==> flow/design.v <==
typedef enum logic [2:0] {
	S_IDLE,
	S_ENABLE_UART_RX,
	S_WAIT_UART_RX,
	S_M1,
	S_M2,
	S_M3
}top_state_type;
typedef enum logic [5:0] {
	S_M1_IDLE,
	S_M1_Lead_in_0,
	S_M1_Lead_in_1,
	S_M1_Lead_in_2,
	S_M1_Lead_in_3,
	S_M1_Lead_in_4,
	S_M1_Lead_in_5,
	S_M1_Lead_in_6,
	S_M1_Lead_in_7,
	S_M1_Lead_in_8,
	S_M1_Loop_0,
	S_M1_Loop_1,
	S_M1_Loop_2,
	S_M1_Loop_3,
	S_M1_Loop_4,
	S_M1_Loop_5,
	S_M1_Loop_6,
	S_M1_Loop_7,
	S_M1_Loop_8,
	S_M1_Loop_9,
	S_M1_Loop_10,
	S_M1_Loop_11,
	S_M1_Loop_12,
	S_M1_Loop_13,
	S_M1_Loop_14,
	S_M1_Loop_15,
	S_M1_Lead_out_0,
	S_M1_Lead_out_1,
	S_M1_Lead_out_2,
	S_M1_Lead_out_3,
	S_M1_Lead_out_4,
	S_M1_Lead_out_5,
	S_M1_Lead_out_6,
	S_M1_Lead_out_7,
	S_M1_Lead_out_8,
	S_M1_Lead_out_9,
	S_M1_Lead_out_10,
	S_M1_Lead_out_11,
	S_M1_Lead_out_12,
	S_M1_Lead_out_13,
	S_M1_Lead_out_14,
	S_M1_Lead_out_15,
	S_M1_Lead_out_16,
	S_M1_Lead_out_17,
	S_M1_Lead_out_18,
	S_M1_Lead_out_19,
	S_M1_Lead_out_20,
	S_M1_Lead_out_21,
	S_M1_Lead_out_22,
	S_M1_Lead_out_23,
	S_M1_Lead_out_24,
	S_M1_Lead_out_25,
	S_M1_Lead_out_26,
	S_M1_Lead_out_27,
	S_M1_Lead_out_28,
	S_M1_Lead_out_29,
	S_M1_1,
	S_M1_DONE
}M1_state_type;
typedef enum logic [2:0] {
	S_M2_IDLE,
	S_M2_1,
	S_M2_DONE
}M2_state_type;
typedef enum logic [2:0] {
	S_M3_IDLE,
	S_M3_1,
	S_M3_DONE
}M3_state_type;
typedef enum logic [1:0] {
	S_RXC_IDLE,
	S_RXC_SYNC,
	S_RXC_ASSEMBLE_DATA,
	S_RXC_STOP_BIT
} RX_Controller_state_type;
typedef enum logic [2:0] {
	S_US_IDLE,
	S_US_STRIP_FILE_HEADER_1,
	S_US_STRIP_FILE_HEADER_2,
	S_US_START_FIRST_BYTE_RECEIVE,
	S_US_WRITE_FIRST_BYTE,
	S_US_START_SECOND_BYTE_RECEIVE,
	S_US_WRITE_SECOND_BYTE
} UART_SRAM_state_type;
typedef enum logic [3:0] {
	S_VS_WAIT_NEW_PIXEL_ROW,
	S_VS_NEW_PIXEL_ROW_DELAY_1,
	S_VS_NEW_PIXEL_ROW_DELAY_2,
	S_VS_NEW_PIXEL_ROW_DELAY_3,
	S_VS_NEW_PIXEL_ROW_DELAY_4,
	S_VS_NEW_PIXEL_ROW_DELAY_5,
	S_VS_FETCH_PIXEL_DATA_0,
	S_VS_FETCH_PIXEL_DATA_1,
	S_VS_FETCH_PIXEL_DATA_2,
	S_VS_FETCH_PIXEL_DATA_3
} VGA_SRAM_state_type;
`timescale 1ns/100ps
`default_nettype none
module M1 (
    input logic CLOCK_50_I,                    
    input logic resetn,                        
    input logic M1_start,
    output logic M1_done,
    input logic [15:0] M1_SRAM_read_data,
    output logic [15:0] M1_SRAM_write_data,
    output logic [17:0] M1_SRAM_address,
    output logic M1_SRAM_we_n,
    output logic [31:0] M1_mult_1_in1,
    output logic [31:0] M1_mult_1_in2,
    output logic [31:0] M1_mult_2_in1,
    output logic [31:0] M1_mult_2_in2,
    output logic [31:0] M1_mult_3_in1,
    output logic [31:0] M1_mult_3_in2,
    input logic [63:0] M1_mult_res_1,
    input logic [63:0] M1_mult_res_2,
    input logic [63:0] M1_mult_res_3
);
M1_state_type top_state;
parameter Y_base_address = 18'd0,
            U_base_address = 18'd38400,
             V_base_address = 18'd57600,
             RGB_base_address = 18'd146944,
        R_rem = 32'd14608704,
        G_rem = 32'd8879296,
        B_rem = 32'd18148672,
        Y_coe = 18'd76284,
        R_U_coe = 18'd0,
        R_V_coe = 18'd104595,
        G_U_coe = 18'd25624,
        G_V_coe = 18'd53281,
        B_U_coe = 18'd132251,
        B_V_coe = 18'd0,
        UV_5_coe = 18'd21,
        UV_3_coe = 18'd52,
        UV_1_coe = 18'd159,
        UV_rem = 18'd128;
logic [31:0] mult_op_1, mult_op_2, mult_op_3, mult_op_4, mult_op_5, mult_op_6;
logic [63:0] mult_res_1, mult_res_2, mult_res_3;
assign M1_mult_1_in1 = mult_op_1;
assign M1_mult_1_in2 = mult_op_2;
assign M1_mult_2_in1 = mult_op_3;
assign M1_mult_2_in2 = mult_op_4;
assign M1_mult_3_in1 = mult_op_5;
assign M1_mult_3_in2 = mult_op_6;
assign mult_res_1 = M1_mult_res_1;
assign mult_res_2 = M1_mult_res_2;
assign mult_res_3 = M1_mult_res_3;
logic [17:0] Y_counter;
logic [17:0] U_V_counter;
logic [17:0] RGB_counter;
logic [7:0] line_counter;
logic [15:0] Y_data;  
logic [7:0] U_prime_data;  
logic [7:0] U_buffer;  
logic [7:0] U_jplus5_data;
logic [7:0] U_jplus3_data;
logic [7:0] U_jplus1_data;
logic [7:0] U_jminus1_data;
logic [7:0] U_jminus3_data;
logic [7:0] U_jminus5_data;
logic [7:0] V_prime_data;  
logic [7:0] V_buffer;  
logic [7:0] V_jplus5_data;
logic [7:0] V_jplus3_data;
logic [7:0] V_jplus1_data;
logic [7:0] V_jminus1_data;
logic [7:0] V_jminus3_data;
logic [7:0] V_jminus5_data;
logic [63:0] R_data;  
logic [63:0] G_data;  
logic [63:0] B_data;  
logic start_buf;
always @(posedge CLOCK_50_I or negedge resetn) begin
    if (~resetn) begin
        top_state <= S_M1_IDLE;
        start_buf <= 1'b0;
        M1_done <= 1'b0;
        mult_op_1 <= 32'd0;
        mult_op_2 <= 32'd0;
        mult_op_3 <= 32'd0;
        mult_op_4 <= 32'd0;
        mult_op_5 <= 32'd0;
        mult_op_6 <= 32'd0;
        Y_counter <= 18'd0;
        U_V_counter <= 18'd0;
        RGB_counter <= 18'd0;
        Y_data <= 16'd0;
        U_prime_data <= 8'd0;
        U_buffer <= 8'd0;
        U_jplus5_data <= 8'd0;
        U_jplus3_data <= 8'd0;
        U_jplus1_data <= 8'd0;
        U_jminus1_data <= 8'd0;
        U_jminus3_data <= 8'd0;
        U_jminus5_data <= 8'd0;
        V_prime_data <= 8'd0;
        V_buffer <= 8'd0;
        V_jplus5_data <= 8'd0;
        V_jplus3_data <= 8'd0;
        V_jplus1_data <= 8'd0;
        V_jminus1_data <= 8'd0;
        V_jminus3_data <= 8'd0;
        V_jminus5_data <= 8'd0;
        R_data <= 8'd0;
        G_data <= 8'd0;
        B_data <= 8'd0;
        M1_SRAM_address <= 18'd0;
        M1_SRAM_write_data <= 16'd0;
        M1_SRAM_we_n <= 1'b1;
    end else begin
			start_buf <= M1_start;
        case (top_state)
        S_M1_IDLE: begin
            if(M1_start && ~start_buf) begin
              M1_SRAM_address <= Y_base_address + Y_counter;
                top_state <= S_M1_Lead_in_0;
            end
        end
        S_M1_Lead_in_0: begin
            M1_SRAM_address <= U_base_address + U_V_counter;
            M1_SRAM_we_n <= 1'b1;
            top_state <= S_M1_Lead_in_1;
        end
        S_M1_Lead_in_1: begin
            M1_SRAM_address <= V_base_address + U_V_counter;
            U_V_counter <= U_V_counter + 18'd1;
            top_state <= S_M1_Lead_in_2;
        end
        S_M1_Lead_in_2: begin
            M1_SRAM_address <= U_base_address + U_V_counter;
            Y_data <= M1_SRAM_read_data;  
            top_state <= S_M1_Lead_in_3;
        end
        S_M1_Lead_in_3: begin
            M1_SRAM_address <= V_base_address + U_V_counter;
            U_prime_data <= M1_SRAM_read_data[15:8];  
            U_jplus1_data <= M1_SRAM_read_data[7:0];  
            U_jminus1_data <= M1_SRAM_read_data[15:8];  
            U_jminus3_data <= M1_SRAM_read_data[15:8];  
            U_jminus5_data <= M1_SRAM_read_data[15:8];  
            top_state <= S_M1_Lead_in_4;
        end
        S_M1_Lead_in_4: begin
            V_prime_data <= M1_SRAM_read_data[15:8];  
            V_jplus1_data <= M1_SRAM_read_data[7:0];  
            V_jminus1_data <= M1_SRAM_read_data[15:8];  
            V_jminus3_data <= M1_SRAM_read_data[15:8];  
            V_jminus5_data <= M1_SRAM_read_data[15:8];  
            mult_op_1 <= Y_coe;
            mult_op_2 <= Y_data[15:8];
            mult_op_3 <= R_U_coe;
            mult_op_4 <= U_prime_data;
            mult_op_5 <= R_V_coe;
            mult_op_6 <= M1_SRAM_read_data[15:8];
            top_state <= S_M1_Lead_in_5;
        end
        S_M1_Lead_in_5: begin
            U_jplus5_data <= M1_SRAM_read_data[7:0];  
            U_jplus3_data <= M1_SRAM_read_data[15:8];  
            R_data <= (mult_res_1 + mult_res_3 - R_rem);
            mult_op_3 <= G_U_coe;
            mult_op_5 <= G_V_coe;
            top_state <= S_M1_Lead_in_6;
        end
        S_M1_Lead_in_6: begin
            V_jplus5_data <= M1_SRAM_read_data[7:0];  
            V_jplus3_data <= M1_SRAM_read_data[15:8];  
            G_data <= (mult_res_1 - mult_res_2 - mult_res_3 + G_rem);
            mult_op_3 <= B_U_coe;
            mult_op_5 <= B_V_coe;
        if (RGB_counter != 18'd0) RGB_counter <= RGB_counter + 18'd1;
            top_state <= S_M1_Lead_in_7;
        end
        S_M1_Lead_in_7: begin
            M1_SRAM_address <= RGB_base_address + RGB_counter;
            M1_SRAM_we_n <= 1'b0;
            M1_SRAM_write_data[15:8] <= (R_data[31] == 1'b1)?8'b0:((|R_data[30:24])?8'd255:R_data[23:16]);
            M1_SRAM_write_data[7:0] <= (G_data[31] == 1'b1)?8'b0:((|G_data[30:24])?8'd255:G_data[23:16]);;
            B_data <= (mult_res_1 + mult_res_2 - B_rem);
            mult_op_1 <= UV_5_coe;
            mult_op_2 <= U_jplus5_data + U_jminus5_data;
            mult_op_3 <= UV_3_coe;
            mult_op_4 <= U_jplus3_data + U_jminus3_data;
            mult_op_5 <= UV_1_coe;
            mult_op_6 <= U_jplus1_data + U_jminus1_data;
            Y_counter <= Y_counter + 18'd1;
            top_state <= S_M1_Lead_in_8;
        end
        S_M1_Lead_in_8: begin
            M1_SRAM_address <= Y_base_address + Y_counter;
            M1_SRAM_we_n <= 1'b1;
            U_prime_data <= (mult_res_1 - mult_res_2 + mult_res_3 + UV_rem) >> 8;
            mult_op_1 <= UV_5_coe;
            mult_op_2 <= V_jplus5_data + V_jminus5_data;
            mult_op_3 <= UV_3_coe;
            mult_op_4 <= V_jplus3_data + V_jminus3_data;
            mult_op_5 <= UV_1_coe;
            mult_op_6 <= V_jplus1_data + V_jminus1_data;
            U_V_counter <= U_V_counter + 18'd1;
            top_state <= S_M1_Loop_0;
        end
        S_M1_Loop_0: begin
            M1_SRAM_address <= U_base_address + U_V_counter;
            V_prime_data <= (mult_res_1 - mult_res_2 + mult_res_3 + UV_rem) >> 8;
            mult_op_1 <= Y_coe;
            mult_op_2 <= Y_data[7:0];
            mult_op_3 <= R_U_coe;
            mult_op_4 <= U_prime_data;
            mult_op_5 <= R_V_coe;
            mult_op_6 <= (mult_res_1 - mult_res_2 + mult_res_3 + UV_rem) >> 8;
            top_state <= S_M1_Loop_1;
        end
        S_M1_Loop_1: begin
            M1_SRAM_address <= V_base_address + U_V_counter;
            R_data <= (mult_res_1 + mult_res_3 - R_rem);
            mult_op_3 <= G_U_coe;
            mult_op_5 <= G_V_coe;
            RGB_counter <= RGB_counter + 18'd1;
            top_state <= S_M1_Loop_2;
        end
        S_M1_Loop_2: begin
            M1_SRAM_address <= RGB_base_address + RGB_counter;
            Y_data <= M1_SRAM_read_data;  
            M1_SRAM_we_n <= 1'b0;
            M1_SRAM_write_data[15:8] <= (B_data[31] == 1'b1)?8'b0:((|B_data[30:24])?8'd255:B_data[23:16]);;
            M1_SRAM_write_data[7:0] <= (R_data[31] == 1'b1)?8'b0:((|R_data[30:24])?8'd255:R_data[23:16]);;
            U_prime_data <= U_jplus1_data;
            G_data <= (mult_res_1 - mult_res_2 - mult_res_3 + G_rem);
            mult_op_3 <= B_U_coe;
            mult_op_5 <= B_V_coe;
            top_state <= S_M1_Loop_3;
        end
        S_M1_Loop_3: begin
            M1_SRAM_we_n <= 1'b1;
            U_buffer <= M1_SRAM_read_data[7:0];  
            U_jplus5_data <= M1_SRAM_read_data[15:8];  
            U_jplus3_data <= U_jplus5_data;  
            U_jplus1_data <= U_jplus3_data;  
            U_jminus1_data <= U_jplus1_data;  
            U_jminus3_data <= U_jminus1_data;
            U_jminus5_data <= U_jminus3_data;
            V_prime_data <= V_jplus1_data;
            B_data <= (mult_res_1 + mult_res_2 - B_rem);
            mult_op_1 <= Y_coe;
            mult_op_2 <= Y_data[15:8];
            mult_op_3 <= R_U_coe;
            mult_op_4 <= U_prime_data;
            mult_op_5 <= R_V_coe;
            mult_op_6 <= V_jplus1_data;
            RGB_counter <= RGB_counter + 18'd1;
            top_state <= S_M1_Loop_4;
        end
        S_M1_Loop_4: begin
            M1_SRAM_address <= RGB_base_address + RGB_counter;
            M1_SRAM_we_n <= 1'b0;
            M1_SRAM_write_data[15:8] <= (G_data[31] == 1'b1)?8'b0:((|G_data[30:24])?8'd255:G_data[23:16]);;
            M1_SRAM_write_data[7:0] <= (B_data[31] == 1'b1)?8'b0:((|B_data[30:24])?8'd255:B_data[23:16]);;
            V_buffer <= M1_SRAM_read_data[7:0];  
            V_jplus5_data <= M1_SRAM_read_data[15:8];  
            V_jplus3_data <= V_jplus5_data;  
            V_jplus1_data <= V_jplus3_data;  
            V_jminus1_data <= V_jplus1_data;  
            V_jminus3_data <= V_jminus1_data;
            V_jminus5_data <= V_jminus3_data;
            R_data <= (mult_res_1 + mult_res_3 - R_rem);
            mult_op_3 <= G_U_coe;
            mult_op_5 <= G_V_coe;
            top_state <= S_M1_Loop_5;
        end
        S_M1_Loop_5: begin
            M1_SRAM_we_n <= 1'b1;
            G_data <= (mult_res_1 - mult_res_2 - mult_res_3 + G_rem);
            mult_op_3 <= B_U_coe;
            mult_op_5 <= B_V_coe;
            RGB_counter <= RGB_counter + 18'd1;
            top_state <= S_M1_Loop_6;
        end
        S_M1_Loop_6: begin
            M1_SRAM_address <= RGB_base_address + RGB_counter;
            M1_SRAM_we_n <= 1'b0;
            M1_SRAM_write_data[15:8] <= (R_data[31] == 1'b1)?8'b0:((|R_data[30:24])?8'd255:R_data[23:16]);;
            M1_SRAM_write_data[7:0] <= (G_data[31] == 1'b1)?8'b0:((|G_data[30:24])?8'd255:G_data[23:16]);;
            B_data <= (mult_res_1 + mult_res_2 - B_rem);
            mult_op_1 <= UV_5_coe;
            mult_op_2 <= U_jplus5_data + U_jminus5_data;
            mult_op_3 <= UV_3_coe;
            mult_op_4 <= U_jplus3_data + U_jminus3_data;
            mult_op_5 <= UV_1_coe;
            mult_op_6 <= U_jplus1_data + U_jminus1_data;
            Y_counter <= Y_counter + 18'd1;
            top_state <= S_M1_Loop_7;
        end
        S_M1_Loop_7: begin
            M1_SRAM_address <= Y_base_address + Y_counter;
            M1_SRAM_we_n <= 1'b1;
            U_prime_data <= (mult_res_1 - mult_res_2 + mult_res_3 + UV_rem) >> 8;
            mult_op_2 <= V_jplus5_data + V_jminus5_data;
            mult_op_4 <= V_jplus3_data + V_jminus3_data;
            mult_op_6 <= V_jplus1_data + V_jminus1_data;
            top_state <= S_M1_Loop_8;
        end
        S_M1_Loop_8: begin
            V_prime_data <= (mult_res_1 - mult_res_2 + mult_res_3 + UV_rem) >> 8;
            mult_op_1 <= Y_coe;
            mult_op_2 <= Y_data[7:0];
            mult_op_3 <= R_U_coe;
            mult_op_4 <= U_prime_data;
            mult_op_5 <= R_V_coe;
            mult_op_6 <= (mult_res_1 - mult_res_2 + mult_res_3 + UV_rem) >> 8;
            top_state <= S_M1_Loop_9;
        end
        S_M1_Loop_9: begin
            R_data <= (mult_res_1 + mult_res_3 - R_rem);
            mult_op_3 <= G_U_coe;
            mult_op_5 <= G_V_coe;
            RGB_counter <= RGB_counter + 18'd1;
            top_state <= S_M1_Loop_10;
        end
        S_M1_Loop_10: begin
            M1_SRAM_address <= RGB_base_address + RGB_counter;
            Y_data <= M1_SRAM_read_data;  
            M1_SRAM_we_n <= 1'b0;
            M1_SRAM_write_data[15:8] <= (B_data[31] == 1'b1)?8'b0:((|B_data[30:24])?8'd255:B_data[23:16]);;
            M1_SRAM_write_data[7:0] <= (R_data[31] == 1'b1)?8'b0:((|R_data[30:24])?8'd255:R_data[23:16]);;
            U_prime_data <= U_jplus1_data;
            G_data <= (mult_res_1 - mult_res_2 - mult_res_3 + G_rem);
            mult_op_3 <= B_U_coe;
            mult_op_5 <= B_V_coe;
            top_state <= S_M1_Loop_11;
        end
        S_M1_Loop_11: begin
            M1_SRAM_we_n <= 1'b1;
            U_jplus5_data <= U_buffer;
            U_jplus3_data <= U_jplus5_data;  
            U_jplus1_data <= U_jplus3_data;  
            U_jminus1_data <= U_jplus1_data;  
            U_jminus3_data <= U_jminus1_data;
            U_jminus5_data <= U_jminus3_data;
            V_prime_data <= V_jplus1_data;
            B_data <= (mult_res_1 + mult_res_2 - B_rem);
            mult_op_1 <= Y_coe;
            mult_op_2 <= Y_data[15:8];
            mult_op_3 <= R_U_coe;
            mult_op_4 <= U_prime_data;
            mult_op_5 <= R_V_coe;
            mult_op_6 <= V_jplus1_data;
            RGB_counter <= RGB_counter + 18'd1;
            top_state <= S_M1_Loop_12;
        end
        S_M1_Loop_12: begin
            M1_SRAM_address <= RGB_base_address + RGB_counter;
            M1_SRAM_we_n <= 1'b0;
            M1_SRAM_write_data[15:8] <= (G_data[31] == 1'b1)?8'b0:((|G_data[30:24])?8'd255:G_data[23:16]);;
            M1_SRAM_write_data[7:0] <= (B_data[31] == 1'b1)?8'b0:((|B_data[30:24])?8'd255:B_data[23:16]);;
            V_jplus5_data <= V_buffer;
            V_jplus3_data <= V_jplus5_data;
            V_jplus1_data <= V_jplus3_data;
            V_jminus1_data <= V_jplus1_data;
            V_jminus3_data <= V_jminus1_data;
            V_jminus5_data <= V_jminus3_data;
            R_data <= (mult_res_1 + mult_res_3 - R_rem);
            mult_op_3 <= G_U_coe;
            mult_op_5 <= G_V_coe;
            top_state <= S_M1_Loop_13;
        end
        S_M1_Loop_13: begin
            M1_SRAM_we_n <= 1'b1;
            G_data <= (mult_res_1 - mult_res_2 - mult_res_3 + G_rem);
            mult_op_3 <= B_U_coe;
            mult_op_5 <= B_V_coe;
            RGB_counter <= RGB_counter + 18'd1;
            top_state <= S_M1_Loop_14;
        end
        S_M1_Loop_14: begin
            M1_SRAM_address <= RGB_base_address + RGB_counter;
            M1_SRAM_we_n <= 1'b0;
            M1_SRAM_write_data[15:8] <= (R_data[31] == 1'b1)?8'b0:((|R_data[30:24])?8'd255:R_data[23:16]);;
            M1_SRAM_write_data[7:0] <= (G_data[31] == 1'b1)?8'b0:((|G_data[30:24])?8'd255:G_data[23:16]);;
            B_data <= (mult_res_1 + mult_res_2 - B_rem);
            mult_op_1 <= UV_5_coe;
            mult_op_2 <= U_jplus5_data + U_jminus5_data;
            mult_op_3 <= UV_3_coe;
            mult_op_4 <= U_jplus3_data + U_jminus3_data;
            mult_op_5 <= UV_1_coe;
            mult_op_6 <= U_jplus1_data + U_jminus1_data;
            Y_counter <= Y_counter + 18'd1;
            top_state <= S_M1_Loop_15;
        end
        S_M1_Loop_15: begin
            M1_SRAM_address <= Y_base_address + Y_counter;
            M1_SRAM_we_n <= 1'b1;
            U_prime_data <= (mult_res_1 - mult_res_2 + mult_res_3 + UV_rem) >> 8;
            mult_op_2 <= V_jplus5_data + V_jminus5_data;
            mult_op_4 <= V_jplus3_data + V_jminus3_data;
            mult_op_6 <= V_jplus1_data + V_jminus1_data;
            if (U_V_counter % 18'd80 == 18'd79) begin
                top_state <= S_M1_Lead_out_0;
            end else begin
                U_V_counter <= U_V_counter + 18'd1;
                top_state <= S_M1_Loop_0;
        end
        end
        S_M1_Lead_out_0: begin
                        V_prime_data <= (mult_res_1 - mult_res_2 + mult_res_3 + UV_rem) >> 8;
                        mult_op_1 <= Y_coe;
                        mult_op_2 <= Y_data[7:0];
                        mult_op_3 <= R_U_coe;
                        mult_op_4 <= U_prime_data;
                        mult_op_5 <= R_V_coe;
                        mult_op_6 <= ((mult_res_1 - mult_res_2 + mult_res_3 + UV_rem) >> 8);
            top_state <= S_M1_Lead_out_1;
        end
        S_M1_Lead_out_1: begin
                        R_data <= (mult_res_1 + mult_res_3 - R_rem);
                        mult_op_3 <= G_U_coe;
                        mult_op_5 <= G_V_coe;
                        RGB_counter <= RGB_counter + 18'd1;
            top_state <= S_M1_Lead_out_2;
        end
        S_M1_Lead_out_2: begin
                        M1_SRAM_address <= RGB_base_address + RGB_counter;
                        Y_data <= M1_SRAM_read_data;
                        M1_SRAM_we_n <= 1'b0;
                        M1_SRAM_write_data[15:8] <= (B_data[31] == 1'b1)?8'b0:((|B_data[30:24])?8'd255:B_data[23:16]);;
                        M1_SRAM_write_data[7:0] <= (R_data[31] == 1'b1)?8'b0:((|R_data[30:24])?8'd255:R_data[23:16]);;
                        U_prime_data <= U_jplus1_data;
                        G_data <= (mult_res_1 - mult_res_2 - mult_res_3 + G_rem);
                        mult_op_3 <= B_U_coe;
                        mult_op_5 <= B_V_coe;
            top_state <= S_M1_Lead_out_3;
        end
        S_M1_Lead_out_3: begin
                        M1_SRAM_we_n <= 1'b1;
                        U_jplus3_data <= U_jplus5_data;
                        U_jplus1_data <= U_jplus3_data;
                        U_jminus1_data <= U_jplus1_data;
                        U_jminus3_data <= U_jminus1_data;
                        U_jminus5_data <= U_jminus3_data;
                        V_prime_data <= V_jplus1_data;
                        B_data <= (mult_res_1 + mult_res_2 - B_rem);
                        mult_op_1 <= Y_coe;
                        mult_op_2 <= Y_data[15:8];
                        mult_op_3 <= R_U_coe;
                        mult_op_4 <= U_prime_data;
                        mult_op_5 <= R_V_coe;
                        mult_op_6 <= V_jplus1_data;
                        RGB_counter <= RGB_counter + 18'd1;
            top_state <= S_M1_Lead_out_4;
        end
        S_M1_Lead_out_4: begin
                        M1_SRAM_address <= RGB_base_address + RGB_counter;
                        M1_SRAM_we_n <= 1'b0;
                        M1_SRAM_write_data[15:8] <= (G_data[31] == 1'b1)?8'b0:((|G_data[30:24])?8'd255:G_data[23:16]);;
                        M1_SRAM_write_data[7:0] <= (B_data[31] == 1'b1)?8'b0:((|B_data[30:24])?8'd255:B_data[23:16]);;
                        V_jplus3_data <= V_jplus5_data;
                        V_jplus1_data <= V_jplus3_data;
                        V_jminus1_data <= V_jplus1_data;
                        V_jminus3_data <= V_jminus1_data;
                        V_jminus5_data <= V_jminus3_data;
                        R_data <= (mult_res_1 + mult_res_3 - R_rem);
                        mult_op_3 <= G_U_coe;
                        mult_op_5 <= G_V_coe;
            top_state <= S_M1_Lead_out_5;
        end
        S_M1_Lead_out_5: begin
                        M1_SRAM_we_n <= 1'b1;
                        G_data <= (mult_res_1 - mult_res_2 - mult_res_3 + G_rem);
                        mult_op_3 <= B_U_coe;
                        mult_op_5 <= B_V_coe;
                        RGB_counter <= RGB_counter + 18'd1;
            top_state <= S_M1_Lead_out_6;
        end
        S_M1_Lead_out_6: begin
                        M1_SRAM_address <= RGB_base_address + RGB_counter;
                        M1_SRAM_we_n <= 1'b0;
                        M1_SRAM_write_data[15:8] <= (R_data[31] == 1'b1)?8'b0:((|R_data[30:24])?8'd255:R_data[23:16]);;
                        M1_SRAM_write_data[7:0] <= (G_data[31] == 1'b1)?8'b0:((|G_data[30:24])?8'd255:G_data[23:16]);;
                        B_data <= (mult_res_1 + mult_res_2 - B_rem);
                        mult_op_1 <= UV_5_coe;
                        mult_op_2 <= U_jplus5_data + U_jminus5_data;
                        mult_op_3 <= UV_3_coe;
                        mult_op_4 <= U_jplus3_data + U_jminus3_data;
                        mult_op_5 <= UV_1_coe;
                        mult_op_6 <= U_jplus1_data + U_jminus1_data;
                        Y_counter <= Y_counter + 18'd1;
            top_state <= S_M1_Lead_out_7;
        end
        S_M1_Lead_out_7: begin
                        M1_SRAM_address <= Y_base_address + Y_counter;
                        M1_SRAM_we_n <= 1'b1;
                        U_prime_data <= (mult_res_1 - mult_res_2 + mult_res_3 + UV_rem) >> 8;
                        mult_op_2 <= V_jplus5_data + V_jminus5_data;
                        mult_op_4 <= V_jplus3_data + V_jminus3_data;
                        mult_op_6 <= V_jplus1_data + V_jminus1_data;
            top_state <= S_M1_Lead_out_8;
        end
        S_M1_Lead_out_8: begin
                        V_prime_data <= (mult_res_1 - mult_res_2 + mult_res_3 + UV_rem) >> 8;
                        mult_op_1 <= Y_coe;
                        mult_op_2 <= Y_data[7:0];
                        mult_op_3 <= R_U_coe;
                        mult_op_4 <= U_prime_data;
                        mult_op_5 <= R_V_coe;
                        mult_op_6 <= ((mult_res_1 - mult_res_2 + mult_res_3 + UV_rem) >> 8);
            top_state <= S_M1_Lead_out_9;
        end
        S_M1_Lead_out_9: begin
                        R_data <= (mult_res_1 + mult_res_3 - R_rem);
                        mult_op_3 <= G_U_coe;
                        mult_op_5 <= G_V_coe;
                        RGB_counter <= RGB_counter + 18'd1;
            top_state <= S_M1_Lead_out_10;
        end
        S_M1_Lead_out_10: begin
                        M1_SRAM_address <= RGB_base_address + RGB_counter;
                        Y_data <= M1_SRAM_read_data;
                        M1_SRAM_we_n <= 1'b0;
                        M1_SRAM_write_data[15:8] <= (B_data[31] == 1'b1)?8'b0:((|B_data[30:24])?8'd255:B_data[23:16]);;
                        M1_SRAM_write_data[7:0] <= (R_data[31] == 1'b1)?8'b0:((|R_data[30:24])?8'd255:R_data[23:16]);;
                        U_prime_data <= U_jplus1_data;
                        G_data <= (mult_res_1 - mult_res_2 - mult_res_3 + G_rem);
                        mult_op_3 <= B_U_coe;
                        mult_op_5 <= B_V_coe;
            top_state <= S_M1_Lead_out_11;
        end
        S_M1_Lead_out_11: begin
                        M1_SRAM_we_n <= 1'b1;
                        U_jplus1_data <= U_jplus3_data;
                        U_jminus1_data <= U_jplus1_data;
                        U_jminus3_data <= U_jminus1_data;
                        U_jminus5_data <= U_jminus3_data;
                        V_prime_data <= V_jplus1_data;
                        B_data <= (mult_res_1 + mult_res_2 - B_rem);
                        mult_op_1 <= Y_coe;
                        mult_op_2 <= Y_data[15:8];
                        mult_op_3 <= R_U_coe;
                        mult_op_4 <= U_prime_data;
                        mult_op_5 <= R_V_coe;
                        mult_op_6 <= V_jplus1_data;
                        RGB_counter <= RGB_counter + 18'd1;
            top_state <= S_M1_Lead_out_12;
        end
        S_M1_Lead_out_12: begin
                        M1_SRAM_address <= RGB_base_address + RGB_counter;
                        M1_SRAM_we_n <= 1'b0;
                        M1_SRAM_write_data[15:8] <= (G_data[31] == 1'b1)?8'b0:((|G_data[30:24])?8'd255:G_data[23:16]);;
                        M1_SRAM_write_data[7:0] <= (B_data[31] == 1'b1)?8'b0:((|B_data[30:24])?8'd255:B_data[23:16]);;
                        V_jplus1_data <= V_jplus3_data;
                        V_jminus1_data <= V_jplus1_data;
                        V_jminus3_data <= V_jminus1_data;
                        V_jminus5_data <= V_jminus3_data;
                        R_data <= (mult_res_1 + mult_res_3 - R_rem);
                        mult_op_3 <= G_U_coe;
                        mult_op_5 <= G_V_coe;
            top_state <= S_M1_Lead_out_13;
        end
        S_M1_Lead_out_13: begin
                        M1_SRAM_we_n <= 1'b1;
                        G_data <= (mult_res_1 - mult_res_2 - mult_res_3 + G_rem);
                        mult_op_3 <= B_U_coe;
                        mult_op_5 <= B_V_coe;
                        RGB_counter <= RGB_counter + 18'd1;
            top_state <= S_M1_Lead_out_14;
        end
        S_M1_Lead_out_14: begin
                        M1_SRAM_address <= RGB_base_address + RGB_counter;
                        M1_SRAM_we_n <= 1'b0;
                        M1_SRAM_write_data[15:8] <= (R_data[31] == 1'b1)?8'b0:((|R_data[30:24])?8'd255:R_data[23:16]);;
                        M1_SRAM_write_data[7:0] <= (G_data[31] == 1'b1)?8'b0:((|G_data[30:24])?8'd255:G_data[23:16]);;
                        B_data <= (mult_res_1 + mult_res_2 - B_rem);
                        mult_op_1 <= UV_5_coe;
                        mult_op_2 <= U_jplus5_data + U_jminus5_data;
                        mult_op_3 <= UV_3_coe;
                        mult_op_4 <= U_jplus3_data + U_jminus3_data;
                        mult_op_5 <= UV_1_coe;
                        mult_op_6 <= U_jplus1_data + U_jminus1_data;
                        Y_counter <= Y_counter + 18'd1;
            top_state <= S_M1_Lead_out_15;
        end
        S_M1_Lead_out_15: begin
                        M1_SRAM_address <= Y_base_address + Y_counter;
                        M1_SRAM_we_n <= 1'b1;
                        U_prime_data <= (mult_res_1 - mult_res_2 + mult_res_3 + UV_rem) >> 8;
                        mult_op_2 <= V_jplus5_data + V_jminus5_data;
                        mult_op_4 <= V_jplus3_data + V_jminus3_data;
                        mult_op_6 <= V_jplus1_data + V_jminus1_data;
            top_state <= S_M1_Lead_out_16;
        end
        S_M1_Lead_out_16: begin
                        V_prime_data <= (mult_res_1 - mult_res_2 + mult_res_3 + UV_rem) >> 8;
                        mult_op_1 <= Y_coe;
                        mult_op_2 <= Y_data[7:0];
                        mult_op_3 <= R_U_coe;
                        mult_op_4 <= U_prime_data;
                        mult_op_5 <= R_V_coe;
                        mult_op_6 <= ((mult_res_1 - mult_res_2 + mult_res_3 + UV_rem) >> 8);
            top_state <= S_M1_Lead_out_17;
        end
        S_M1_Lead_out_17: begin
                        R_data <= (mult_res_1 + mult_res_3 - R_rem);
                        mult_op_3 <= G_U_coe;
                        mult_op_5 <= G_V_coe;
                        RGB_counter <= RGB_counter + 18'd1;
            top_state <= S_M1_Lead_out_18;
        end
        S_M1_Lead_out_18: begin
                        M1_SRAM_address <= RGB_base_address + RGB_counter;
                        Y_data <= M1_SRAM_read_data;
                        M1_SRAM_we_n <= 1'b0;
                        M1_SRAM_write_data[15:8] <= (B_data[31] == 1'b1)?8'b0:((|B_data[30:24])?8'd255:B_data[23:16]);;
                        M1_SRAM_write_data[7:0] <= (R_data[31] == 1'b1)?8'b0:((|R_data[30:24])?8'd255:R_data[23:16]);;
                        U_prime_data <= U_jplus1_data;
                        G_data <= (mult_res_1 - mult_res_2 - mult_res_3 + G_rem);
                        mult_op_3 <= B_U_coe;
                        mult_op_5 <= B_V_coe;
            top_state <= S_M1_Lead_out_19;
        end
        S_M1_Lead_out_19: begin
                        M1_SRAM_we_n <= 1'b1;
                        U_jminus1_data <= U_jplus1_data;
                        U_jminus3_data <= U_jminus1_data;
                        U_jminus5_data <= U_jminus3_data;
                        V_prime_data <= V_jplus1_data;
                        B_data <= (mult_res_1 + mult_res_2 - B_rem);
                        mult_op_1 <= Y_coe;
                        mult_op_2 <= Y_data[15:8];
                        mult_op_3 <= R_U_coe;
                        mult_op_4 <= U_prime_data;
                        mult_op_5 <= R_V_coe;
                        mult_op_6 <= V_jplus1_data;
                        RGB_counter <= RGB_counter + 18'd1;
            top_state <= S_M1_Lead_out_20;
        end
        S_M1_Lead_out_20: begin
                        M1_SRAM_address <= RGB_base_address + RGB_counter;
                        M1_SRAM_we_n <= 1'b0;
                        M1_SRAM_write_data[15:8] <= (G_data[31] == 1'b1)?8'b0:((|G_data[30:24])?8'd255:G_data[23:16]);;
                        M1_SRAM_write_data[7:0] <= (B_data[31] == 1'b1)?8'b0:((|B_data[30:24])?8'd255:B_data[23:16]);;
                        V_jminus1_data <= V_jplus1_data;
                        V_jminus3_data <= V_jminus1_data;
                        V_jminus5_data <= V_jminus3_data;
                        R_data <= (mult_res_1 + mult_res_3 - R_rem);
                        mult_op_3 <= G_U_coe;
                        mult_op_5 <= G_V_coe;
            top_state <= S_M1_Lead_out_21;
        end
        S_M1_Lead_out_21: begin
                        M1_SRAM_we_n <= 1'b1;
                        G_data <= (mult_res_1 - mult_res_2 - mult_res_3 + G_rem);
                        mult_op_3 <= B_U_coe;
                        mult_op_5 <= B_V_coe;
                        RGB_counter <= RGB_counter + 18'd1;
            top_state <= S_M1_Lead_out_22;
        end
        S_M1_Lead_out_22: begin
                        M1_SRAM_address <= RGB_base_address + RGB_counter;
                        M1_SRAM_we_n <= 1'b0;
                        M1_SRAM_write_data[15:8] <= (R_data[31] == 1'b1)?8'b0:((|R_data[30:24])?8'd255:R_data[23:16]);;
                        M1_SRAM_write_data[7:0] <= (G_data[31] == 1'b1)?8'b0:((|G_data[30:24])?8'd255:G_data[23:16]);;
                        B_data <= (mult_res_1 + mult_res_2 - B_rem);
                        mult_op_1 <= UV_5_coe;
                        mult_op_2 <= U_jplus5_data + U_jminus5_data;
                        mult_op_3 <= UV_3_coe;
                        mult_op_4 <= U_jplus3_data + U_jminus3_data;
                        mult_op_5 <= UV_1_coe;
                        mult_op_6 <= U_jplus1_data + U_jminus1_data;
            top_state <= S_M1_Lead_out_23;
        end
        S_M1_Lead_out_23: begin
                        M1_SRAM_we_n <= 1'b1;
                        U_prime_data <= (mult_res_1 - mult_res_2 + mult_res_3 + UV_rem) >> 8;
                        mult_op_2 <= V_jplus5_data + V_jminus5_data;
                        mult_op_4 <= V_jplus3_data + V_jminus3_data;
                        mult_op_6 <= V_jplus1_data + V_jminus1_data;
            top_state <= S_M1_Lead_out_24;
        end
        S_M1_Lead_out_24: begin
                        V_prime_data <= (mult_res_1 - mult_res_2 + mult_res_3 + UV_rem) >> 8;
                        mult_op_1 <= Y_coe;
                        mult_op_2 <= Y_data[7:0];
                        mult_op_3 <= R_U_coe;
                        mult_op_4 <= U_prime_data;
                        mult_op_5 <= R_V_coe;
                        mult_op_6 <= ((mult_res_1 - mult_res_2 + mult_res_3 + UV_rem) >> 8);
            top_state <= S_M1_Lead_out_25;
        end
        S_M1_Lead_out_25: begin
                        R_data <= (mult_res_1 + mult_res_3 - R_rem);
                        mult_op_3 <= G_U_coe;
                        mult_op_5 <= G_V_coe;
                        RGB_counter <= RGB_counter + 18'd1;
            top_state <= S_M1_Lead_out_26;
        end
        S_M1_Lead_out_26: begin
                        M1_SRAM_address <= RGB_base_address + RGB_counter;
                        M1_SRAM_we_n <= 1'b0;
                        M1_SRAM_write_data[15:8] <= (B_data[31] == 1'b1)?8'b0:((|B_data[30:24])?8'd255:B_data[23:16]);;
                        M1_SRAM_write_data[7:0] <= (R_data[31] == 1'b1)?8'b0:((|R_data[30:24])?8'd255:R_data[23:16]);;
                        G_data <= (mult_res_1 - mult_res_2 - mult_res_3 + G_rem);
                        mult_op_3 <= B_U_coe;
                        mult_op_5 <= B_V_coe;
            top_state <= S_M1_Lead_out_27;
        end
        S_M1_Lead_out_27: begin
                        M1_SRAM_we_n <= 1'b1;
                        B_data <= (mult_res_1 + M1_mult_res_2 - B_rem);
                        RGB_counter <= RGB_counter + 18'd1;
            top_state <= S_M1_Lead_out_28;
        end
        S_M1_Lead_out_28: begin
                        M1_SRAM_address <= RGB_base_address + RGB_counter;
                        M1_SRAM_we_n <= 1'b0;
                        M1_SRAM_write_data[15:8] <= (G_data[31] == 1'b1)?8'b0:((|G_data[30:24])?8'd255:G_data[23:16]);;
                        M1_SRAM_write_data[7:0] <= (B_data[31] == 1'b1)?8'b0:((|B_data[30:24])?8'd255:B_data[23:16]);;
            Y_counter <= Y_counter + 18'd1;
            top_state <= S_M1_Lead_out_29;
        end
        S_M1_Lead_out_29: begin
            M1_SRAM_we_n <= 1'b1;
            M1_SRAM_address <= Y_base_address + Y_counter;
            if (Y_counter >= 18'd38399) begin
                top_state <= S_M1_1;
            end else begin
                U_V_counter <= U_V_counter + 18'd1;
                top_state <= S_M1_Lead_in_0;
            end
        end
        S_M1_1: begin
            top_state <= S_M1_DONE;
        end
        S_M1_DONE: begin
            M1_done <= 1'b1;
        end
        default: top_state <= S_M1_IDLE;
        endcase
    end
end
endmodule
`timescale 1ns/100ps
`default_nettype none
module upsample_csc (
    input  logic        clk,
    input  logic        resetn,
    input  logic        start,
    output logic        done,
    input  logic [15:0] sram_read_data,
    output logic [15:0] sram_write_data,
    output logic [17:0] sram_address,
    output logic        sram_we_n
);
logic [31:0] mult_1_in1, mult_1_in2;
logic [31:0] mult_2_in1, mult_2_in2;
logic [31:0] mult_3_in1, mult_3_in2;
logic [63:0] mult_1_res, mult_2_res, mult_3_res;
assign mult_1_res = mult_1_in1 * mult_1_in2;
assign mult_2_res = mult_2_in1 * mult_2_in2;
assign mult_3_res = mult_3_in1 * mult_3_in2;
M1 M1_unit (
    .CLOCK_50_I(clk),
    .resetn(resetn),
    .M1_start(start),
    .M1_done(done),
    .M1_SRAM_read_data(sram_read_data),
    .M1_SRAM_write_data(sram_write_data),
    .M1_SRAM_address(sram_address),
    .M1_SRAM_we_n(sram_we_n),
    .M1_mult_1_in1(mult_1_in1),
    .M1_mult_1_in2(mult_1_in2),
    .M1_mult_2_in1(mult_2_in1),
    .M1_mult_2_in2(mult_2_in2),
    .M1_mult_3_in1(mult_3_in1),
    .M1_mult_3_in2(mult_3_in2),
    .M1_mult_res_1(mult_1_res),
    .M1_mult_res_2(mult_2_res),
    .M1_mult_res_3(mult_3_res)
);
endmodule
Subject: tool reports on upsample_csc

Hi,

Tool chain data of upsample_csc:

Each step is given for the RTL above and for the edited RTL.
Lines under "unedited" count in the file above, lines under "edited" in the edited file.
"difference" is "edited" less "unedited", of the values as shown.
Operators carry their Yosys type and port widths (W data, S select, Z words).
Library cell names are shortened.
Not given: --

* top: upsample_csc
* clock port: clk
* library: sky130hd
* library corner: tt_025C_1v80

Diff:

The edit as a unified diff against the file above.
A script made this edit. It changes what the design does and was not meant as an optimisation.

```diff
@@ -183,5 +183,4 @@
     if (~resetn) begin
         top_state <= S_M1_IDLE;
-        start_buf <= 1'b0;
         M1_done <= 1'b0;
         mult_op_1 <= 32'd0;
@@ -218,5 +217,4 @@
         M1_SRAM_we_n <= 1'b1;
     end else begin
-			start_buf <= M1_start;
         case (top_state)
         S_M1_IDLE: begin
@@ -845,4 +843,5 @@
     end
 end
+always @(*) start_buf = M1_start;
 endmodule
 `timescale 1ns/100ps
```

Word level:

Counts by Yosys on the flattened word-level netlist (proc, flatten, opt, wreduce; memories kept). Register bits leave out memories and registers merged into their read ports (data or address). Print and check cells are left out.

Word-level totals
* flip-flop bits (word level): unedited 521, edited 520, difference -1
* bits of input ports: unedited 19, edited 19, difference 0
* output and inout bits: unedited 36, edited 36, difference 0

Cells by class
* $add $sub $neg: unedited 21, edited 21, difference 0
* multiply operators: unedited 3, edited 3, difference 0
* div/mod/pow operators: unedited 1, edited 1, difference 0
* magnitude comparators: unedited 1, edited 1, difference 0
* equal/unequal tests: unedited 62, edited 61, difference -1
* muxes and demuxes: unedited 39, edited 37, difference -2
* bitwise logic cells: unedited 2, edited 0, difference -2
* reductions and logical operators: unedited 56, edited 54, difference -2

Operators by type and width
* $reduce_and A2 Y1: unedited 3, edited 1, difference -2
* $not A1 Y1: unedited 2, edited 0, difference -2
* $mux W18: unedited 4, edited 3, difference -1
* $mux W6: unedited 2, edited 1, difference -1
* $ne A2 B1 Y1 const B: unedited 2, edited 1, difference -1
* $reduce_bool A4 Y1: unedited 2, edited 3, difference +1
* $reduce_bool A5 Y1: unedited 2, edited 1, difference -1
* $logic_and A1 B1 Y1: unedited 1, edited 0, difference -1
* $pmux W18 S5: unedited 1, edited 0, difference -1
* $pmux W6 S58: unedited 1, edited 0, difference -1
* $reduce_or A2 Y1: unedited 1, edited 2, difference +1
* $pmux W18 S4: unedited 0, edited 1, difference +1
* $pmux W6 S57: unedited 0, edited 1, difference +1
* $eq A6 B6 Y1 const B: unedited 26, edited 26, difference 0
* $eq A6 B5 Y1 const B: unedited 16, edited 16, difference 0
* $pmux W8 S2: unedited 10, edited 10, difference 0
* $reduce_bool A2 Y1: unedited 9, edited 9, difference 0
* $reduce_or A6 Y1: unedited 9, edited 9, difference 0
* $eq A6 B4 Y1 const B: unedited 8, edited 8, difference 0
* $add A8 B8 Y9: unedited 6, edited 6, difference 0
* $mux W8: unedited 6, edited 6, difference 0
* $pmux W8 S3: unedited 5, edited 5, difference 0
* $reduce_bool A3 Y1: unedited 5, edited 5, difference 0
* $eq A6 B3 Y1 const B: unedited 4, edited 4, difference 0
* $reduce_or A12 Y1: unedited 4, edited 4, difference 0
* $reduce_or A3 Y1: unedited 4, edited 4, difference 0
* $reduce_or A7 Y1: unedited 4, edited 4, difference 0
* $add A18 B1 Y18 const B: unedited 3, edited 3, difference 0

Not every row of either side is listed.

Depth:

Depth = most cells in a row (Yosys ltp): at word level without a register or memory, in the mapped netlist without a sequential cell, where the memories' decode and read muxes count.

Depth
* depth in word-level cells: unedited 5, edited 5, difference 0
* ABC_AREA: unedited 0, edited 0
* gate-level depth with buffers: unedited 52, edited 55, difference +3
* mapped depth without buffers: unedited 51, edited 54, difference +3

After synthesis:

Source: synth_stat.txt of the flow (Yosys; design flattened, memories mapped). It holds for the ABC_AREA given above (unset counts as 0); a run with the other value may have another netlist.

Synthesis totals
* cell count: unedited 5294, edited 5268, difference -26
* mapped area (mm^2): unedited 0.0473241, edited 0.0472753, difference -0.0000488
* sequential part of the area (mm^2): unedited 0.0085845, edited 0.0085595, difference -0.0000250
* flip-flop cells: unedited 343, edited 342, difference -1
* buffer cells: unedited 162, edited 153, difference -9

Cells by type
* nor2_1: unedited 263, edited 298, difference +35
* nand2_1: unedited 394, edited 363, difference -31
* a21oi_1: unedited 271, edited 240, difference -31
* a22o_1: unedited 5, edited 25, difference +20
* o21ai_0: unedited 211, edited 193, difference -18
* nand4_1: unedited 33, edited 18, difference -15
* a22oi_1: unedited 64, edited 78, difference +14
* a21o_1: unedited 88, edited 101, difference +13
* inv_1: unedited 937, edited 949, difference +12
* nor2b_1: unedited 31, edited 20, difference -11
* o22ai_1: unedited 15, edited 5, difference -10
* nand2b_1: unedited 27, edited 18, difference -9
* buf_1: unedited 22, edited 13, difference -9
* o211ai_1: unedited 21, edited 13, difference -8
* a211oi_1: unedited 17, edited 25, difference +8
* buf_2: unedited 13, edited 5, difference -8
* clkbuf_1: unedited 121, edited 128, difference +7
* a221oi_1: unedited 17, edited 10, difference -7

Not every row of either side is listed.
The figures by module come from a second, unflattened synthesis with its own total; it is not the netlist above.

Second synthesis, totals
* cells (unflattened synthesis): unedited 14313, edited 14264, difference -49
* area total of the unflattened synthesis (mm^2): unedited 0.1280866, edited 0.1272921, difference -0.0007945

Rows give one instance, submodules left out.

Modules, unedited
* upsample_csc: times used 1, cells 11101, area 0.1000685 mm^2
* M1: times used 1, cells 3212, area 0.0280181 mm^2

Modules, edited
* upsample_csc: times used 1, cells 11074, area 0.0997382 mm^2
* M1: times used 1, cells 3190, area 0.0275539 mm^2

Path before layout:

Source: OpenSTA report_checks on the synthesized netlist (no wires, ideal clock, input and output delay 20% of the period each), path of least setup slack; recovery checks are left aside. Register names are those of the netlist, which keeps one name where synthesis merged equal registers.

Timing after synthesis
* path kind: unedited register to register, edited register to register
* from: unedited reg M1_unit.mult_op_1[13], edited reg M1_unit.mult_op_1[13]
* to: unedited reg M1_unit.mult_op_6[31], edited reg M1_unit.mult_op_6[31]
* clock period (ns): unedited 11.0, edited 11.0, difference 0.0
* setup time (ns): unedited 0.133, edited 0.121, difference -0.012
* launch time at the first pin (ns): unedited 0.000, edited 0.000, difference 0.000
* arrival time (ns): unedited 10.737, edited 10.419, difference -0.318
* required time (ns): unedited 10.867, edited 10.879, difference +0.012
* path slack (ns): unedited 0.130, edited 0.460, difference +0.330
* path delay (ns): unedited 10.870, edited 10.540, difference -0.330
* stages on the path: unedited 47, edited 49, difference +2
* buffers on the path: unedited 1, edited 2, difference +1
* synthesis period reached (ns): unedited 10.87, edited 10.54, difference -0.33

"path delay" = arrival - input delay + setup time.
"stages on the path" counts driving pins, that of a launching flip-flop among them; a cell with two outputs on the path counts twice.
"synthesis period reached" is the clock period less the worst setup slack; recovery checks do not enter. This is arithmetic on one report: input and output delays are still those of the set period (20% each).
Between the ends stands the longest chain of elaborated cells between them, by number of cells; it is not shown to be the way that was timed. Of several equally long chains one is given.
A line is the first line of the expression or statement that the cell stems from. Yosys adds cells for indexed reads and writes and turns some case tables into memories.
A register here has more assigning lines than the two given.

Between the ends, after synthesis, unedited:
* cell sequence: dfrtp_1 -> clkbuf_1 -> nand2_1 -> inv_1 -> fa_1 -> fa_1 -> fa_1 -> ha_1 -> ha_1 -> ha_1 -> inv_1 -> fa_1 -> fa_1 -> inv_1 -> ha_1 -> inv_1 -> o21bai_1 -> a21oi_1 -> [11 not listed] -> a21boi_0 -> o21ai_0 -> nand2_1 -> xor2_1 -> ha_1 -> or4b_2 -> o2111ai_1 -> ha_1 -> ha_1 -> o41ai_1 -> o2111ai_1 -> a31oi_1 -> o21bai_1 -> a2111oi_0 -> nor3_1 -> a31oi_1 -> xnor2_1 -> o21ai_0
* length of the longest elaborated chain: 5

RTL lines, path after synthesis, unedited
* from (decl): RTL line 146 `logic [31:0] mult_op_1, mult_op_2, mult_op_3, mult_op_4, mult_op_5, mult_op_6;`
* from (assign): RTL line 258 `mult_op_1 <= Y_coe;`
* from (assign): RTL line 289 `mult_op_1 <= UV_5_coe;`
* $mul A32 B32 Y40: RTL line 864 `assign mult_1_res = mult_1_in1 * mult_1_in2;`
* $sub A40 B40 Y40: RTL line 319 `mult_op_6 <= (mult_res_1 - mult_res_2 + mult_res_3 + UV_rem) >> 8;`
* $add A40 B40 Y40: RTL line 319
* $add A40 B8 Y40: RTL line 319
* $pmux W32 S5: RTL line 221 `case (top_state)`
* to (assign): RTL line 263 `mult_op_6 <= M1_SRAM_read_data[15:8];`
* to (assign): RTL line 294 `mult_op_6 <= U_jplus1_data + U_jminus1_data;`
* to (decl): RTL line 146

Between the ends, after synthesis, edited:
* cell sequence: dfrtp_1 -> clkbuf_1 -> nand2_1 -> inv_1 -> fa_1 -> fa_1 -> fa_1 -> ha_1 -> ha_1 -> ha_1 -> ha_1 -> inv_1 -> fa_1 -> inv_1 -> ha_1 -> a21oi_1 -> o21bai_1 -> a21oi_1 -> [13 not listed] -> xor2_1 -> ha_1 -> clkbuf_1 -> or4b_2 -> o2111ai_1 -> ha_1 -> ha_1 -> a21o_1 -> a21oi_1 -> nand2_1 -> o211ai_1 -> a31oi_1 -> a21o_1 -> a21o_1 -> a21o_1 -> a21oi_1 -> xnor2_1 -> a22o_1
* length of the longest elaborated chain: 5

RTL lines, path after synthesis, edited
* from (decl): RTL line 146 `logic [31:0] mult_op_1, mult_op_2, mult_op_3, mult_op_4, mult_op_5, mult_op_6;`
* from (assign): RTL line 256 `mult_op_1 <= Y_coe;`
* from (assign): RTL line 287 `mult_op_1 <= UV_5_coe;`
* $mul A32 B32 Y40: RTL line 863 `assign mult_1_res = mult_1_in1 * mult_1_in2;`
* $sub A40 B40 Y40: RTL line 317 `mult_op_6 <= (mult_res_1 - mult_res_2 + mult_res_3 + UV_rem) >> 8;`
* $add A40 B40 Y40: RTL line 317
* $add A40 B8 Y40: RTL line 317
* $pmux W32 S5: RTL line 219 `case (top_state)`
* to (assign): RTL line 261 `mult_op_6 <= M1_SRAM_read_data[15:8];`
* to (assign): RTL line 292 `mult_op_6 <= U_jplus1_data + U_jminus1_data;`
* to (decl): RTL line 146

Worst path after layout:

From the final timing report of the runs of set A: the path of least setup slack in the routed layout; clock arrival at registers is part of the times.

Timing post-layout
* path kind: unedited register to register, edited register to register
* from: unedited reg M1_unit.mult_op_4[4], edited reg M1_unit.mult_op_4[4]
* to: unedited reg M1_unit.mult_op_6[30], edited reg M1_unit.mult_op_6[31]
* clock period (ns): unedited 10.7, edited 10.7, difference 0.0
* setup time (ns): unedited 0.16, edited 0.11, difference -0.05
* launch time at the first pin (ns): unedited 0.62, edited 0.60, difference -0.02
* arrival time (ns): unedited 10.78, edited 10.69, difference -0.09
* required time (ns): unedited 11.15, edited 11.21, difference +0.06
* path slack (ns): unedited 0.37, edited 0.52, difference +0.15
* stages on the path: unedited 46, edited 45, difference -1
* buffers on the path: unedited 2, edited 0, difference -2

Between the ends stands the longest chain of elaborated cells between them, by number of cells; it is not shown to be the way that was timed. Of several equally long chains one is given.
A register here has more assigning lines than the two given.

Between the ends, post-layout, unedited:
* cell sequence: dfrtp_2 -> and2_4 -> fa_1 -> fa_1 -> ha_1 -> fa_1 -> ha_1 -> ha_1 -> inv_1 -> fa_1 -> fa_1 -> inv_1 -> ha_4 -> a21boi_1 -> o21ai_2 -> a21boi_2 -> buf_4 -> nor2_1 -> [10 not listed] -> nand2b_1 -> xnor2_1 -> buf_4 -> ha_1 -> ha_1 -> or3_1 -> o21ai_2 -> a21oi_2 -> a41o_1 -> o41ai_4 -> o2111ai_2 -> a31oi_2 -> o21bai_1 -> a2111oi_1 -> nor3_1 -> a21oi_1 -> xor2_1 -> o21ai_0
* length of the longest elaborated chain: 5

RTL lines, path post-layout, unedited
* from (decl): RTL line 146 `logic [31:0] mult_op_1, mult_op_2, mult_op_3, mult_op_4, mult_op_5, mult_op_6;`
* from (assign): RTL line 261 `mult_op_4 <= U_prime_data;`
* from (assign): RTL line 292 `mult_op_4 <= U_jplus3_data + U_jminus3_data;`
* $mul A32 B32 Y40: RTL line 865 `assign mult_2_res = mult_2_in1 * mult_2_in2;`
* $sub A40 B40 Y40: RTL line 319 `mult_op_6 <= (mult_res_1 - mult_res_2 + mult_res_3 + UV_rem) >> 8;`
* $add A40 B40 Y40: RTL line 319
* $add A40 B8 Y40: RTL line 319
* $pmux W32 S5: RTL line 221 `case (top_state)`
* to (assign): RTL line 263 `mult_op_6 <= M1_SRAM_read_data[15:8];`
* to (assign): RTL line 294 `mult_op_6 <= U_jplus1_data + U_jminus1_data;`
* to (decl): RTL line 146

Between the ends, post-layout, edited:
* cell sequence: dfrtp_1 -> and2_1 -> fa_1 -> fa_1 -> ha_1 -> fa_1 -> ha_1 -> ha_1 -> inv_1 -> fa_1 -> fa_1 -> inv_1 -> ha_1 -> a21boi_0 -> o21ai_0 -> a21boi_1 -> o21ai_1 -> a21boi_1 -> [9 not listed] -> o21ai_2 -> o21ba_2 -> nor2_4 -> xnor2_2 -> ha_1 -> ha_1 -> a21o_1 -> a21o_1 -> a21oi_2 -> nand2_1 -> o211ai_1 -> a31oi_1 -> a21o_1 -> a21o_1 -> a21o_1 -> a21oi_2 -> xnor2_1 -> a22o_1
* length of the longest elaborated chain: 5

RTL lines, path post-layout, edited
* from (decl): RTL line 146 `logic [31:0] mult_op_1, mult_op_2, mult_op_3, mult_op_4, mult_op_5, mult_op_6;`
* from (assign): RTL line 259 `mult_op_4 <= U_prime_data;`
* from (assign): RTL line 290 `mult_op_4 <= U_jplus3_data + U_jminus3_data;`
* $mul A32 B32 Y40: RTL line 864 `assign mult_2_res = mult_2_in1 * mult_2_in2;`
* $sub A40 B40 Y40: RTL line 317 `mult_op_6 <= (mult_res_1 - mult_res_2 + mult_res_3 + UV_rem) >> 8;`
* $add A40 B40 Y40: RTL line 317
* $add A40 B8 Y40: RTL line 317
* $pmux W32 S5: RTL line 219 `case (top_state)`
* to (assign): RTL line 261 `mult_op_6 <= M1_SRAM_read_data[15:8];`
* to (assign): RTL line 292 `mult_op_6 <= U_jplus1_data + U_jminus1_data;`
* to (decl): RTL line 146

Measured runs:

Runs of the flow (Yosys, OpenROAD) on both versions; the two runs of a pair have the same settings. The constraints put input and output delay at 20% of the set period each and load the outputs with 0.01 pF.

Flow settings, set A:
* CORE_UTILIZATION: 40
* PLACE_DENSITY: 0.6
* period_ns: 10.7
* CAP_MARGIN: 20
* CORE_MARGIN: 2
* SLEW_MARGIN: 20

Results, set A
* chip area after synthesis (Yosys) (mm^2): unedited 0.0473241, edited 0.0472753, difference -0.0000488
* full die area (mm^2): unedited 0.121076, edited 0.120954, difference -0.000122
* utilization: unedited 0.459, edited 0.451, difference -0.008
* smallest setup slack (ns): unedited 0.367, edited 0.521, difference +0.154
* clock period achieved (ns): unedited 10.333, edited 10.179, difference -0.154

Flow settings, set B:
* CAP_MARGIN: 10
* CELL_PAD_IN_SITES_DETAIL_PLACEMENT: 1
* CELL_PAD_IN_SITES_GLOBAL_PLACEMENT: 1
* CORE_ASPECT_RATIO: 1.0
* CORE_UTILIZATION: 32
* PLACE_DENSITY_LB_ADDON: 0.07
* SETUP_SLACK_MARGIN: 1.64
* SLEW_MARGIN: 40
* period_ns: 12.5
* CORE_MARGIN: 2

Results, set B
* chip area after synthesis (Yosys) (mm^2): unedited 0.0473241, edited 0.0472753, difference -0.0000488
* full die area (mm^2): unedited 0.150979, edited 0.150827, difference -0.000152
* utilization: unedited 0.36, edited 0.359, difference -0.001
* smallest setup slack (ns): unedited 2.075, edited 2.214, difference +0.139
* clock period achieved (ns): unedited 10.425, edited 10.286, difference -0.139

"clock period achieved" is the run's clock period less its worst setup slack. It is reckoned from that one timing run; input and output delays stay at 20% of the period that was set.

Regards
